==> flow/design.v <==
`timescale 1ns / 1ps
module uart_rx(
               input               clk          ,		 
               input               rst_n        ,	
               input               din          ,
               output  reg [7:0]    dout         ,		
               output  reg         dout_vld     
               );
parameter    	   BPS	  =	217;	 
reg   [14:0]        cnt0         ;
wire                add_cnt0     ;
wire                end_cnt0     ;
reg   [ 3:0]        cnt1         ;
wire                add_cnt1     ;
wire                end_cnt1     ;
reg                 rx0          ;	
reg                 rx1          ;	
reg                 rx2          ;	
wire                rx_en        ;
reg                 flag_add     ;
always @ (posedge clk or negedge rst_n) begin
	if(!rst_n) begin
		rx0 <= 1'b1;
        rx1 <= 1'b1;
        rx2 <= 1'b1;
	end
	else begin
		rx0 <= din;
        rx1 <= rx0;
        rx2 <= rx1;
	end
end
assign rx_en = rx2 & ~rx1;	
always @(posedge clk or negedge rst_n)begin
    if(!rst_n)begin
        cnt0 <= 0;
    end
    else if(add_cnt0)begin
        if(end_cnt0)
            cnt0 <= 0;
        else
            cnt0 <= cnt0 + 1;
    end
end
assign add_cnt0 = flag_add;
assign end_cnt0 = add_cnt0 && cnt0==BPS-1 ;
always @(posedge clk or negedge rst_n)begin 
    if(!rst_n)begin
        cnt1 <= 0;
    end
    else if(add_cnt1)begin
        if(end_cnt1)
            cnt1 <= 0;
        else
            cnt1 <= cnt1 + 1;
    end
end
assign add_cnt1 = end_cnt0;
assign end_cnt1 = add_cnt1 && cnt1==9-1 ;  
always @ (posedge clk or negedge rst_n)begin
	if(!rst_n) begin
		flag_add <= 1'b0;
	end
	else if(rx_en) begin		
		flag_add <= 1'b1;	
	end
    else if(end_cnt1) begin		
		flag_add <= 1'b0;	
	end
end
always @ (posedge clk or negedge rst_n)begin
	if(!rst_n) begin
		dout <= 8'd0;
	end
	else if(add_cnt0 && cnt0==BPS/2-1 && cnt1!=0) begin		 
	    dout[cnt1-1]<= rx2 ;
	end
end
always @ (posedge clk or negedge rst_n)begin
	if(!rst_n) begin
		dout_vld <= 1'b0;
	end
    else if(end_cnt1) begin		
		dout_vld <= 1'b1;	
	end
	else begin	
        dout_vld <= 1'b0;			
	end
end
endmodule
`timescale 1ns / 1ps
module uart_tx(
                 input             clk    ,			
                 input             rst_n  ,		
                 input [7:0]       din    ,
                 input             din_vld,	  
                 output reg        rdy    ,   
                 output reg        dout   
             );
parameter         BPS    = 217;
reg   [7:0]       tx_data_tmp;	
reg               flag_add   ;
reg   [14:0]      cnt0       ;
wire              add_cnt0   ;
wire              end_cnt0   ;
reg   [ 3:0]      cnt1       ;
wire              add_cnt1   ;
wire              end_cnt1   ;
wire  [ 9:0]      data       ;
always  @(posedge clk or negedge rst_n)begin
    if(rst_n==1'b0)begin
        flag_add <= 0;
    end
    else if(flag_add==0 && din_vld)begin
        flag_add <= 1;
    end
    else if(end_cnt1)begin
        flag_add <= 0;
    end
end
always @(posedge clk or negedge rst_n)begin
    if(!rst_n)begin
        cnt0 <= 0;
    end
    else if(add_cnt0)begin
        if(end_cnt0)
            cnt0 <= 0;
        else
            cnt0 <= cnt0 + 1;
    end
end
assign add_cnt0 = flag_add;
assign end_cnt0 = add_cnt0 && cnt0==BPS-1 ;
always @(posedge clk or negedge rst_n)begin 
    if(!rst_n)begin
        cnt1 <= 0;
    end
    else if(add_cnt1)begin
        if(end_cnt1)
            cnt1 <= 0;
        else
            cnt1 <= cnt1 + 1;
    end
end
assign add_cnt1 = end_cnt0;
assign end_cnt1 = add_cnt1 && cnt1==10-1 ;
always @ (posedge clk or negedge rst_n) begin
	if(!rst_n) begin
		tx_data_tmp <=8'd0;
	end
	else if(flag_add==1'b0 && din_vld) begin	
		tx_data_tmp <= din;	
	end
end
always @ (posedge clk or negedge rst_n) begin
	if(!rst_n) begin
		dout <= 1'b1;
	end
	else if(add_cnt0 && cnt0==1-1)begin
        dout<= data[cnt1];
    end 
end
assign  data = {1'b1,tx_data_tmp,1'b0};  
always  @(*)begin
    if(din_vld || flag_add)
        rdy = 1'b0;
    else
        rdy = 1'b1;
end
endmodule
module  uart_top(
								input  clk,
								input  rst_n,
								input  din,
								input sw8,
								output  reg  [23:0] pic_out,
								output  reg [16:0] addr,
								output  reg wr_ram,
								output  tx,
								output  reg pic_done,    
								output  reg  pic_download,    
								output  reg [7:0] rgb_led
								);
	wire   dout_vld;
	wire  [7:0] dout;
	reg [3:0] code_p;
	reg  [4:0]  cnt;
	reg  [3:0]  state;
	wire  [3:0]  code;
	wire [7:0]  temp;
	reg [23:0] pic_reg;
	parameter  monitor=0;   
	parameter  second=1 ;
	parameter  third=2 ;
	parameter   fouth=3;
	parameter   fiveth=4;
	parameter   sixth=5;
	parameter   send=6;
	parameter   stop=7;
	assign temp=(dout>8'd57)?(dout-8'd87):(dout-8'd48);
	assign code=temp[3:0];
	always  @ (posedge clk or negedge rst_n)
	    begin
			if  (!rst_n)
			   begin
			      state<=monitor;
				  wr_ram<=1;
				  pic_out<=0;
				  addr<=0;
				  pic_done<=0;
				  end
			else
	case (state)
	monitor:	begin
				   if (dout_vld)
						begin
						    wr_ram<=1;	
							pic_reg[23:20]<=code;
							state<=second;
							code_p<=code;
						end
				 else
				          state<=monitor;
					end
	second:	begin
					if (dout_vld)
							begin
								pic_reg[19:16]<=code;
								state<=third;
								rgb_led<={code_p,code};
							end
					else
							state<=second;
					end
		third:		begin
					if (dout_vld)
						begin
							pic_reg[15:12]<=code;
							state<=fouth;
							code_p<=code;
						end
					else
						state<=third;
					end
		fouth:		begin
					if (dout_vld)
						begin
							pic_reg[11:8]<=code;
							state<=fiveth;
							rgb_led<={code_p,code};
						end
					else
						state<=fouth;
					end
		fiveth:		begin
					if (dout_vld)
						begin
							pic_reg[7:4]<=code;
							state<=sixth;
							code_p<=code;
						end
					else
						state<=fiveth;
					end
        sixth:		begin
					if (dout_vld)
						begin
							pic_reg[3:0]<=code;
							state<=send;
							rgb_led<={code_p,code};
						end
					else
						state<=sixth;
					end
		send: 	 begin
						wr_ram<=0;
						pic_out<=pic_reg;
						if (addr<479)
							begin
								addr<=addr+1;								
								pic_done<=0;
								state<=monitor;
							end
			         else if (addr==479)
					        begin								 
							     addr<=0;		
								 pic_done<=1;
								 state<=stop;								
							end	 
						end
		stop:  begin
					if  (sw8==1)
					    state<=monitor;
					else
						begin
						state<=stop;
						end
				  end
		     endcase
		end
		always  @ (posedge  clk or negedge rst_n)
		    begin
				if (!rst_n)
					cnt<=0;
				else if (state==send)
				    cnt<=cnt+1;
			    else 
					cnt<=cnt;
			end
		always  @ (posedge  clk or negedge rst_n)
			begin
				if (!rst_n)
					pic_download<=1;
		   else if (cnt>=15)
					pic_download<=0;
			else
					pic_download<=1;
			end
		uart_rx #(.BPS(16)) uart_rx(
								.clk(clk),
								.rst_n(rst_n),
								.din(din),
								.dout(dout),
								.dout_vld(dout_vld)
								);
	   uart_tx #(.BPS(16)) uart_tx(
                              .clk(clk)    ,			
                              .rst_n(rst_n)  ,		
							  .din_vld(dout_vld)    ,
							  .din(dout),
							  .dout(tx),
							  .rdy()
							); 
		endmodule 
Ticket comment

=== Step by step through the tools: uart_top ===
Module uart_top before and after one edit of its RTL, step after step.
"before" refers to lines of the RTL above, "after" to lines of the edited file.
"difference": "after" minus "before" as printed here. "rel. change": 100 x difference / "before".
Cell names lack the library's common part.
Not given: -

* Design top: uart_top
* Clock: clk
* Standard-cell library: sky130hd
* Corner: tt_025C_1v80

=== Diff ===
The edit as a unified diff against the file above.
A script made this edit. It changes what the design does and was not meant as an optimisation.

<pre>
@@ -324,4 +324,5 @@
 								.dout_vld(dout_vld)
 								);
+	   wire tx_m, tx_s;
 	   uart_tx #(.BPS(16)) uart_tx(
                               .clk(clk)    ,			
@@ -329,6 +330,9 @@
 							  .din_vld(dout_vld)    ,
 							  .din(dout),
-							  .dout(tx),
+							  .dout(tx_m),
 							  .rdy()
 							); 
+	   uart_tx #(.BPS(16)) uart_tx_x (.clk(clk), .rst_n(rst_n), .din_vld(~dout_vld), .din(dout),
+	       .dout(tx_s));
+	   assign tx = tx_m ^ tx_s;
 		endmodule 
</pre>

=== After elaboration ===
Counts by Yosys on the flattened word-level netlist (proc, flatten, opt, wreduce; memories kept). Register bits leave out memories and registers merged into their read ports (data or address). Print and check cells are left out.

{| class="wikitable"
|+ Storage and ports
! what !! before !! after !! difference !! rel. change (%)
|-
| input bits || 4 || 4 || 0 || 0.00
|-
| register bits after elaboration || 150 || 179 || +29 || +19.33
|-
| elaborated cells || 129 || 152 || +23 || +17.83
|-
| output and inout bits || 53 || 53 || 0 || 0.00
|}

{| class="wikitable"
|+ Cells by class
! what !! before !! after !! difference !! rel. change (%)
|-
| bitwise operators || 6 || 9 || +3 || +50.00
|-
| order comparisons || 3 || 3 || 0 || 0.00
|-
| mux-type cells || 31 || 35 || +4 || +12.90
|-
| $add $sub $neg || 10 || 12 || +2 || +20.00
|-
| shifts and indexed selects || 3 || 4 || +1 || +33.33
|-
| eq/ne operators || 17 || 19 || +2 || +11.76
|-
| reduce/logical cells || 31 || 37 || +6 || +19.35
|}

{| class="wikitable"
|+ Operators by type and width
! cell !! before !! after !! difference !! rel. change (%)
|-
| logical AND 1 bit || 8 || 12 || +4 || +50.00
|-
| two-way mux 1 bit || 12 || 14 || +2 || +16.67
|-
| inverter 1 bit || 2 || 4 || +2 || +100.00
|-
| two-way mux 4 bit || 7 || 8 || +1 || +14.29
|-
| nonzero test 2 bit || 4 || 5 || +1 || +25.00
|-
| adder 15 x 1 -> 15 bit with constant B || 2 || 3 || +1 || +50.00
|-
| adder 4 x 1 -> 4 bit with constant B || 2 || 3 || +1 || +50.00
|-
| equality test 15 x 4 -> 1 bit with constant B || 2 || 3 || +1 || +50.00
|-
| equality test 4 bit with constant B || 2 || 3 || +1 || +50.00
|-
| two-way mux 15 bit || 2 || 3 || +1 || +50.00
|-
| logical NOT 15 bit || 1 || 2 || +1 || +100.00
|-
| variable part select 10 x 4 -> 1 bit || 1 || 2 || +1 || +100.00
|-
| bitwise XOR 1 bit || 0 || 1 || +1 || -
|-
| AND reduction 3 bit || 8 || 8 || 0 || 0.00
|-
| equality test 4 x 3 -> 1 bit with constant B || 4 || 4 || 0 || 0.00
|-
| inequality test 2 x 1 -> 1 bit with constant B || 3 || 3 || 0 || 0.00
|-
| AND reduction 2 bit || 3 || 3 || 0 || 0.00
|-
| equality test 4 x 2 -> 1 bit with constant B || 2 || 2 || 0 || 0.00
|-
| two-way mux 17 bit || 2 || 2 || 0 || 0.00
|-
| two-way mux 2 bit || 2 || 2 || 0 || 0.00
|-
| two-way mux 3 bit || 2 || 2 || 0 || 0.00
|-
| two-way mux 8 bit || 2 || 2 || 0 || 0.00
|-
| nonzero test 3 bit || 2 || 2 || 0 || 0.00
|-
| OR reduction 3 bit || 2 || 2 || 0 || 0.00
|-
| adder 17 x 1 -> 17 bit with constant B || 1 || 1 || 0 || 0.00
|-
| adder 5 x 1 -> 5 bit with constant B || 1 || 1 || 0 || 0.00
|-
| AND 1 bit || 1 || 1 || 0 || 0.00
|-
| AND 8 bit || 1 || 1 || 0 || 0.00
|}

Not every row of either side is listed.

=== Longest topological paths ===
Yosys ltp: most cells in a row. Word level: on the elaborated netlist, between registers, memories and ports. Mapped: between sequential cells and ports; inverters and the memories' decode and read muxes count.

{| class="wikitable"
|+ Depth
! what !! before !! after !! difference !! rel. change (%)
|-
| depth in word-level cells || 6 || 6 || 0 || 0.00
|-
| ABC_AREA || 0 || 0 || - || -
|-
| depth in mapped cells || 13 || 14 || +1 || +7.69
|-
| gate-level depth less buffers || 12 || 12 || 0 || 0.00
|}

=== Synthesis result ===
The flow's flattened synthesis, as Yosys stat reports it; memories are mapped. The netlist is that of the ABC_AREA named above (0 if unset); the other value can give another one.

{| class="wikitable"
|+ Cells by type
! cell !! before !! after !! difference !! rel. change (%)
|-
| dfrtp_1 || 111 || 139 || +28 || +25.23
|-
| nor2_1 || 27 || 42 || +15 || +55.56
|-
| nand2_1 || 42 || 56 || +14 || +33.33
|-
| nand3_1 || 20 || 32 || +12 || +60.00
|-
| xnor2_1 || 20 || 31 || +11 || +55.00
|-
| mux2_2 || 43 || 53 || +10 || +23.26
|-
| o21ai_0 || 15 || 24 || +9 || +60.00
|-
| nor4_1 || 18 || 10 || -8 || -44.44
|-
| a21oi_1 || 9 || 16 || +7 || +77.78
|-
| o31ai_1 || 1 || 8 || +7 || +700.00
|-
| ha_1 || 22 || 27 || +5 || +22.73
|-
| and3_1 || 16 || 21 || +5 || +31.25
|-
| and2_1 || 0 || 4 || +4 || -
|-
| nand4_1 || 9 || 12 || +3 || +33.33
|-
| or3_1 || 8 || 5 || -3 || -37.50
|-
| and4_1 || 1 || 4 || +3 || +300.00
|-
| buf_1 || 1 || 4 || +3 || +300.00
|-
| o21bai_1 || 2 || 0 || -2 || -100.00
|}

Not every row of either side is listed.

{| class="wikitable"
|+ Synthesis totals
! what !! before !! after !! difference !! rel. change (%)
|-
| mapped area (sq um) || 6656.4 || 8160.3 || +1503.9 || +22.59
|-
| standard cells after synthesis || 528 || 668 || +140 || +26.52
|-
| sequential area (sq um) || 4042.6 || 4769.6 || +727.0 || +17.98
|-
| buffers || 22 || 26 || +4 || +18.18
|-
| flip-flop cells || 154 || 183 || +29 || +18.83
|}

The figures by module come from a second, unflattened synthesis with its own total; it is not the netlist above.

{| class="wikitable"
|+ Second synthesis, totals
! what !! before !! after !! difference !! rel. change (%)
|-
| cell total of the unflattened synthesis || 532 || 643 || +111 || +20.86
|-
| area total of the unflattened synthesis (sq um) || 6855.3 || 8306.7 || +1451.4 || +21.17
|}

Each row is one instance without its submodules.

{| class="wikitable"
|+ Modules, before
! module !! cells !! seq. area (sq um) !! times used !! area (sq um)
|-
| uart_top || 242 || 2511.2 || 1 || 3636.0
|-
| uart_rx #(BPS=16) || 167 || 804.5 || 1 || 1789.2
|-
| uart_tx #(BPS=16) || 123 || 726.9 || 1 || 1430.1
|}

{| class="wikitable"
|+ Modules, after
! module !! cells !! seq. area (sq um) !! times used !! area (sq um)
|-
| uart_top || 230 || 2511.2 || 1 || 3657.3
|-
| uart_tx #(BPS=16) || 123 || 726.9 || 2 || 1430.1
|-
| uart_rx #(BPS=16) || 167 || 804.5 || 1 || 1789.2
|}

=== Worst setup path after synthesis ===
Source: OpenSTA report_checks on the synthesized netlist (no wires, ideal clock, input and output delay 20% of the period each), path of least setup slack; recovery checks are left aside. Register names are those of the netlist, which keeps one name where synthesis merged equal registers.

{| class="wikitable"
|+ Timing post-synthesis
! what !! before !! after !! difference !! rel. change (%)
|-
| kind || register to register || register to register || - || -
|-
| start point || reg uart_rx.cnt1[0] || reg uart_rx.cnt1[0] || - || -
|-
| end point || reg uart_rx.dout[3] || reg uart_rx.dout[0] || - || -
|-
| library setup time (ps) || 128 || 79 || -49 || -
|-
| delay of the path (ps) || 3356 || 3263 || -93 || -2.77
|-
| data required time (ps) || 9872 || 9921 || +49 || +0.50
|-
| arrival time (ps) || 3228 || 3184 || -44 || -1.36
|-
| driving pins on the path || 11 || 15 || +4 || +36.36
|-
| slack (ps) || 6644 || 6737 || +93 || -
|-
| buffers on the path || 1 || 2 || +1 || +100.00
|-
| launch time at the first pin (ps) || 0 || 0 || 0 || -
|-
| period (ps) || 10000 || 10000 || 0 || 0.00
|-
| period reached after synthesis (ps) || 3356 || 3263 || -93 || -2.77
|}

"delay of the path" is the arrival time less input delay plus setup time.
"driving pins on the path": output pins that drive a net of the path, with the launching flip-flop's if there is one; two outputs of one cell count as two.
"period reached after synthesis" is the clock period less the worst setup slack; recovery checks do not enter. This is arithmetic on one report: input and output delays are still those of the set period (20% each).
Between the ends stands the longest chain of elaborated cells between them, by number of cells; it is not shown to be the way that was timed. Of several equally long chains one is given.
Each line given opens the expression or statement behind the cell; cells for indexed reads and writes are added by Yosys, which also makes memories of some case tables.
A register here has more assigning lines than the two given.
Where a signal picks the word or bit written, the line may be left out of the assigning lines.

On the way, post-synthesis, before:
* Cell sequence: dfrtp_1 > buf_2 > inv_1 > ha_1 > or3b_2 > ha_1 > or4b_4 > nor4_4 > nand3_2 > nor4_1 > mux2_1
* Cells in the longest elaborated chain: 6
* Elaborated cells between the ends (all ways): 9
* RTL lines with such cells: 2
* Classes of those cells: 2 x add/sub; 2 x shift; 3 x logic; 2 x reduce/logical

{| class="wikitable"
|+ Ends and longest elaborated chain, post-synthesis, before
! what !! RTL line !! RTL
|-
| start, declared || 13 || <nowiki>reg   [ 3:0]        cnt1         ;</nowiki>
|-
| start, assigned || 49 || <nowiki>cnt1 <= 0;</nowiki>
|-
| start, assigned || 55 || <nowiki>cnt1 <= cnt1 + 1;</nowiki>
|-
| subtractor 4 x 1 -> 5 bit || 76 || <nowiki>dout[cnt1-1]<= rx2 ;</nowiki>
|-
| negator 32 -> 33 bit || 76 ||
|-
| variable shift 1 x 33 -> 8 bit || 76 ||
|-
| inverter 8 bit || 76 ||
|-
| AND 8 bit || 76 ||
|-
| bitwise OR 8 bit || 76 ||
|-
| end, assigned || 73 || <nowiki>dout <= 8'd0;</nowiki>
|-
| end, declared || 6 || <nowiki>output reg [7:0] dout ,</nowiki>
|}

On the way, post-synthesis, after:
* Cell sequence: dfrtp_1 > clkbuf_1 > inv_1 > ha_1 > buf_6 > nor2_1 > o21ai_0 > a21oi_1 > o21ai_0 > ha_1 > or4bb_1 > nor4_1 > a31oi_1 > nor4b_4 > mux2i_1
* Cells in the longest elaborated chain: 6
* Elaborated cells between the ends (all ways): 9
* RTL lines with such cells: 2
* Classes of those cells: 2 x add/sub; 2 x shift; 3 x logic; 2 x reduce/logical

{| class="wikitable"
|+ Ends and longest elaborated chain, post-synthesis, after
! what !! RTL line !! RTL
|-
| start, declared || 13 || <nowiki>reg   [ 3:0]        cnt1         ;</nowiki>
|-
| start, assigned || 49 || <nowiki>cnt1 <= 0;</nowiki>
|-
| start, assigned || 55 || <nowiki>cnt1 <= cnt1 + 1;</nowiki>
|-
| subtractor 4 x 1 -> 5 bit || 76 || <nowiki>dout[cnt1-1]<= rx2 ;</nowiki>
|-
| negator 32 -> 33 bit || 76 ||
|-
| variable shift 1 x 33 -> 8 bit || 76 ||
|-
| inverter 8 bit || 76 ||
|-
| AND 8 bit || 76 ||
|-
| bitwise OR 8 bit || 76 ||
|-
| end, assigned || 73 || <nowiki>dout <= 8'd0;</nowiki>
|-
| end, declared || 6 || <nowiki>output reg [7:0] dout ,</nowiki>
|}

=== Timing after layout ===
Path of least setup slack in the final report of the runs of pair 1 (OpenROAD, finished layout, wires in). Where an end is a register, its clock arrival counts in the times.
The report prints the path's times to 10 ps; the period is as set.

{| class="wikitable"
|+ Timing post-layout
! what !! before !! after !! difference !! rel. change (%)
|-
| kind || register to register || input to register || - || -
|-
| start point || reg uart_rx.cnt1[0] || in rst_n || - || -
|-
| end point || reg uart_rx.dout[3] || reg rgb_led[7] || - || -
|-
| launch time at the first pin (ps) || 420 || 2000 || +1580 || +376.19
|-
| data required time (ps) || 10300 || 10110 || -190 || -1.84
|-
| arrival time (ps) || 3930 || 4150 || +220 || +5.60
|-
| slack (ps) || 6370 || 5960 || -410 || -
|-
| external input delay (ps) || - || 2000 || - || -
|-
| period (ps) || 10000 || 10000 || 0 || 0.00
|-
| library setup time (ps) || 110 || 320 || +210 || -
|-
| driving pins on the path || 11 || 4 || -7 || -63.64
|-
| buffers on the path || 0 || 2 || +2 || -
|}

Between the ends stands the longest chain of elaborated cells between them, by number of cells; it is not shown to be the way that was timed. Of several equally long chains one is given.
A register here has more assigning lines than the two given.
Where a signal picks the word or bit written, the line may be left out of the assigning lines.

On the way, post-layout, before:
* Cell sequence: dfrtp_1 > inv_1 > ha_1 > xor2_2 > or3_1 > ha_1 > or4b_4 > nor4_4 > nand3_2 > nor4_1 > mux2_1
* Cells in the longest elaborated chain: 6
* Elaborated cells between the ends (all ways): 9
* RTL lines with such cells: 2
* Classes of those cells: 2 x add/sub; 2 x shift; 3 x logic; 2 x reduce/logical

{| class="wikitable"
|+ Ends and longest elaborated chain, post-layout, before
! what !! RTL line !! RTL
|-
| start, declared || 13 || <nowiki>reg   [ 3:0]        cnt1         ;</nowiki>
|-
| start, assigned || 49 || <nowiki>cnt1 <= 0;</nowiki>
|-
| start, assigned || 55 || <nowiki>cnt1 <= cnt1 + 1;</nowiki>
|-
| subtractor 4 x 1 -> 5 bit || 76 || <nowiki>dout[cnt1-1]<= rx2 ;</nowiki>
|-
| negator 32 -> 33 bit || 76 ||
|-
| variable shift 1 x 33 -> 8 bit || 76 ||
|-
| inverter 8 bit || 76 ||
|-
| AND 8 bit || 76 ||
|-
| bitwise OR 8 bit || 76 ||
|-
| end, assigned || 73 || <nowiki>dout <= 8'd0;</nowiki>
|-
| end, declared || 6 || <nowiki>output reg [7:0] dout ,</nowiki>
|}

On the way, post-layout, after:
* Cell sequence: buf_6 > buf_4 > and3_1 > or3_1
* Cells in the longest elaborated chain: 1
* Elaborated cells between the ends (all ways): 1
* RTL lines with such cells: 0
* Classes of those cells: 1 x reduce/logical

{| class="wikitable"
|+ Ends and longest elaborated chain, post-layout, after
! what !! RTL line !! RTL
|-
| start, declared || 173 || <nowiki>input rst_n,</nowiki>
|-
| AND reduction 3 bit || - ||
|-
| end, assigned || 230 || <nowiki>rgb_led<={code_p,code};</nowiki>
|-
| end, assigned || 250 || <nowiki>rgb_led<={code_p,code};</nowiki>
|-
| end, declared || 182 || <nowiki>output reg [7:0] rgb_led</nowiki>
|}

=== Flow runs ===
Runs of the flow (Yosys, OpenROAD) on both versions; the two runs of a pair have the same settings. The constraints put input and output delay at 20% of the set period each and load the outputs with 0.01 pF.

Settings, pair 1:
* CORE_UTILIZATION: 40
* period_ns: 10.0
* CAP_MARGIN: 20
* CORE_MARGIN: 2
* SLEW_MARGIN: 20

{| class="wikitable"
|+ Measured results, pair 1
! what !! before !! after !! difference !! rel. change (%)
|-
| smallest setup slack (ps) || 6370 || 5959 || -411 || -
|-
| setup TNS (ps) || 0 || 0 || 0 || -
|-
| total die area (sq um) || 17689.0 || 21559.0 || +3870.0 || +21.88
|-
| chip area after synthesis (Yosys) (sq um) || 6656.4 || 8160.3 || +1503.9 || +22.59
|-
| standard-cell area of the final layout (sq um) || 8006.4 || 9535.4 || +1529.0 || +19.10
|-
| period reached (ps) || 3630 || 4041 || +411 || +11.32
|-
| worst hold slack in the final report (ps) || 349 || 360 || +11 || -
|}

Settings, pair 2:
* ABC_AREA: 0
* CELL_PAD_IN_SITES_GLOBAL_PLACEMENT: 2
* CORE_ASPECT_RATIO: 0.5
* CORE_MARGIN: 8
* CORE_UTILIZATION: 54
* GPL_ROUTABILITY_DRIVEN: 1
* MIN_ROUTING_LAYER: met1
* PLACE_DENSITY_LB_ADDON: 0.21
* SETUP_SLACK_MARGIN: -0.09
* SLEW_MARGIN: 0
* period_ns: 2.81
* CAP_MARGIN: 20

{| class="wikitable"
|+ Measured results, pair 2
! what !! before !! after !! difference !! rel. change (%)
|-
| smallest setup slack (ps) || -498 || -75 || +423 || -
|-
| setup TNS (ps) || -3380 || -97 || +3283 || -
|-
| total die area (sq um) || 16350.8 || 19540.3 || +3189.5 || +19.51
|-
| chip area after synthesis (Yosys) (sq um) || 6656.4 || 8160.3 || +1503.9 || +22.59
|-
| standard-cell area of the final layout (sq um) || 8380.5 || 9723.1 || +1342.6 || +16.02
|-
| period reached (ps) || 3308 || 2885 || -423 || -12.79
|}

"period reached" = clock period - worst setup slack. The figure is calculated, with input and output delays left at 20% of the set period.
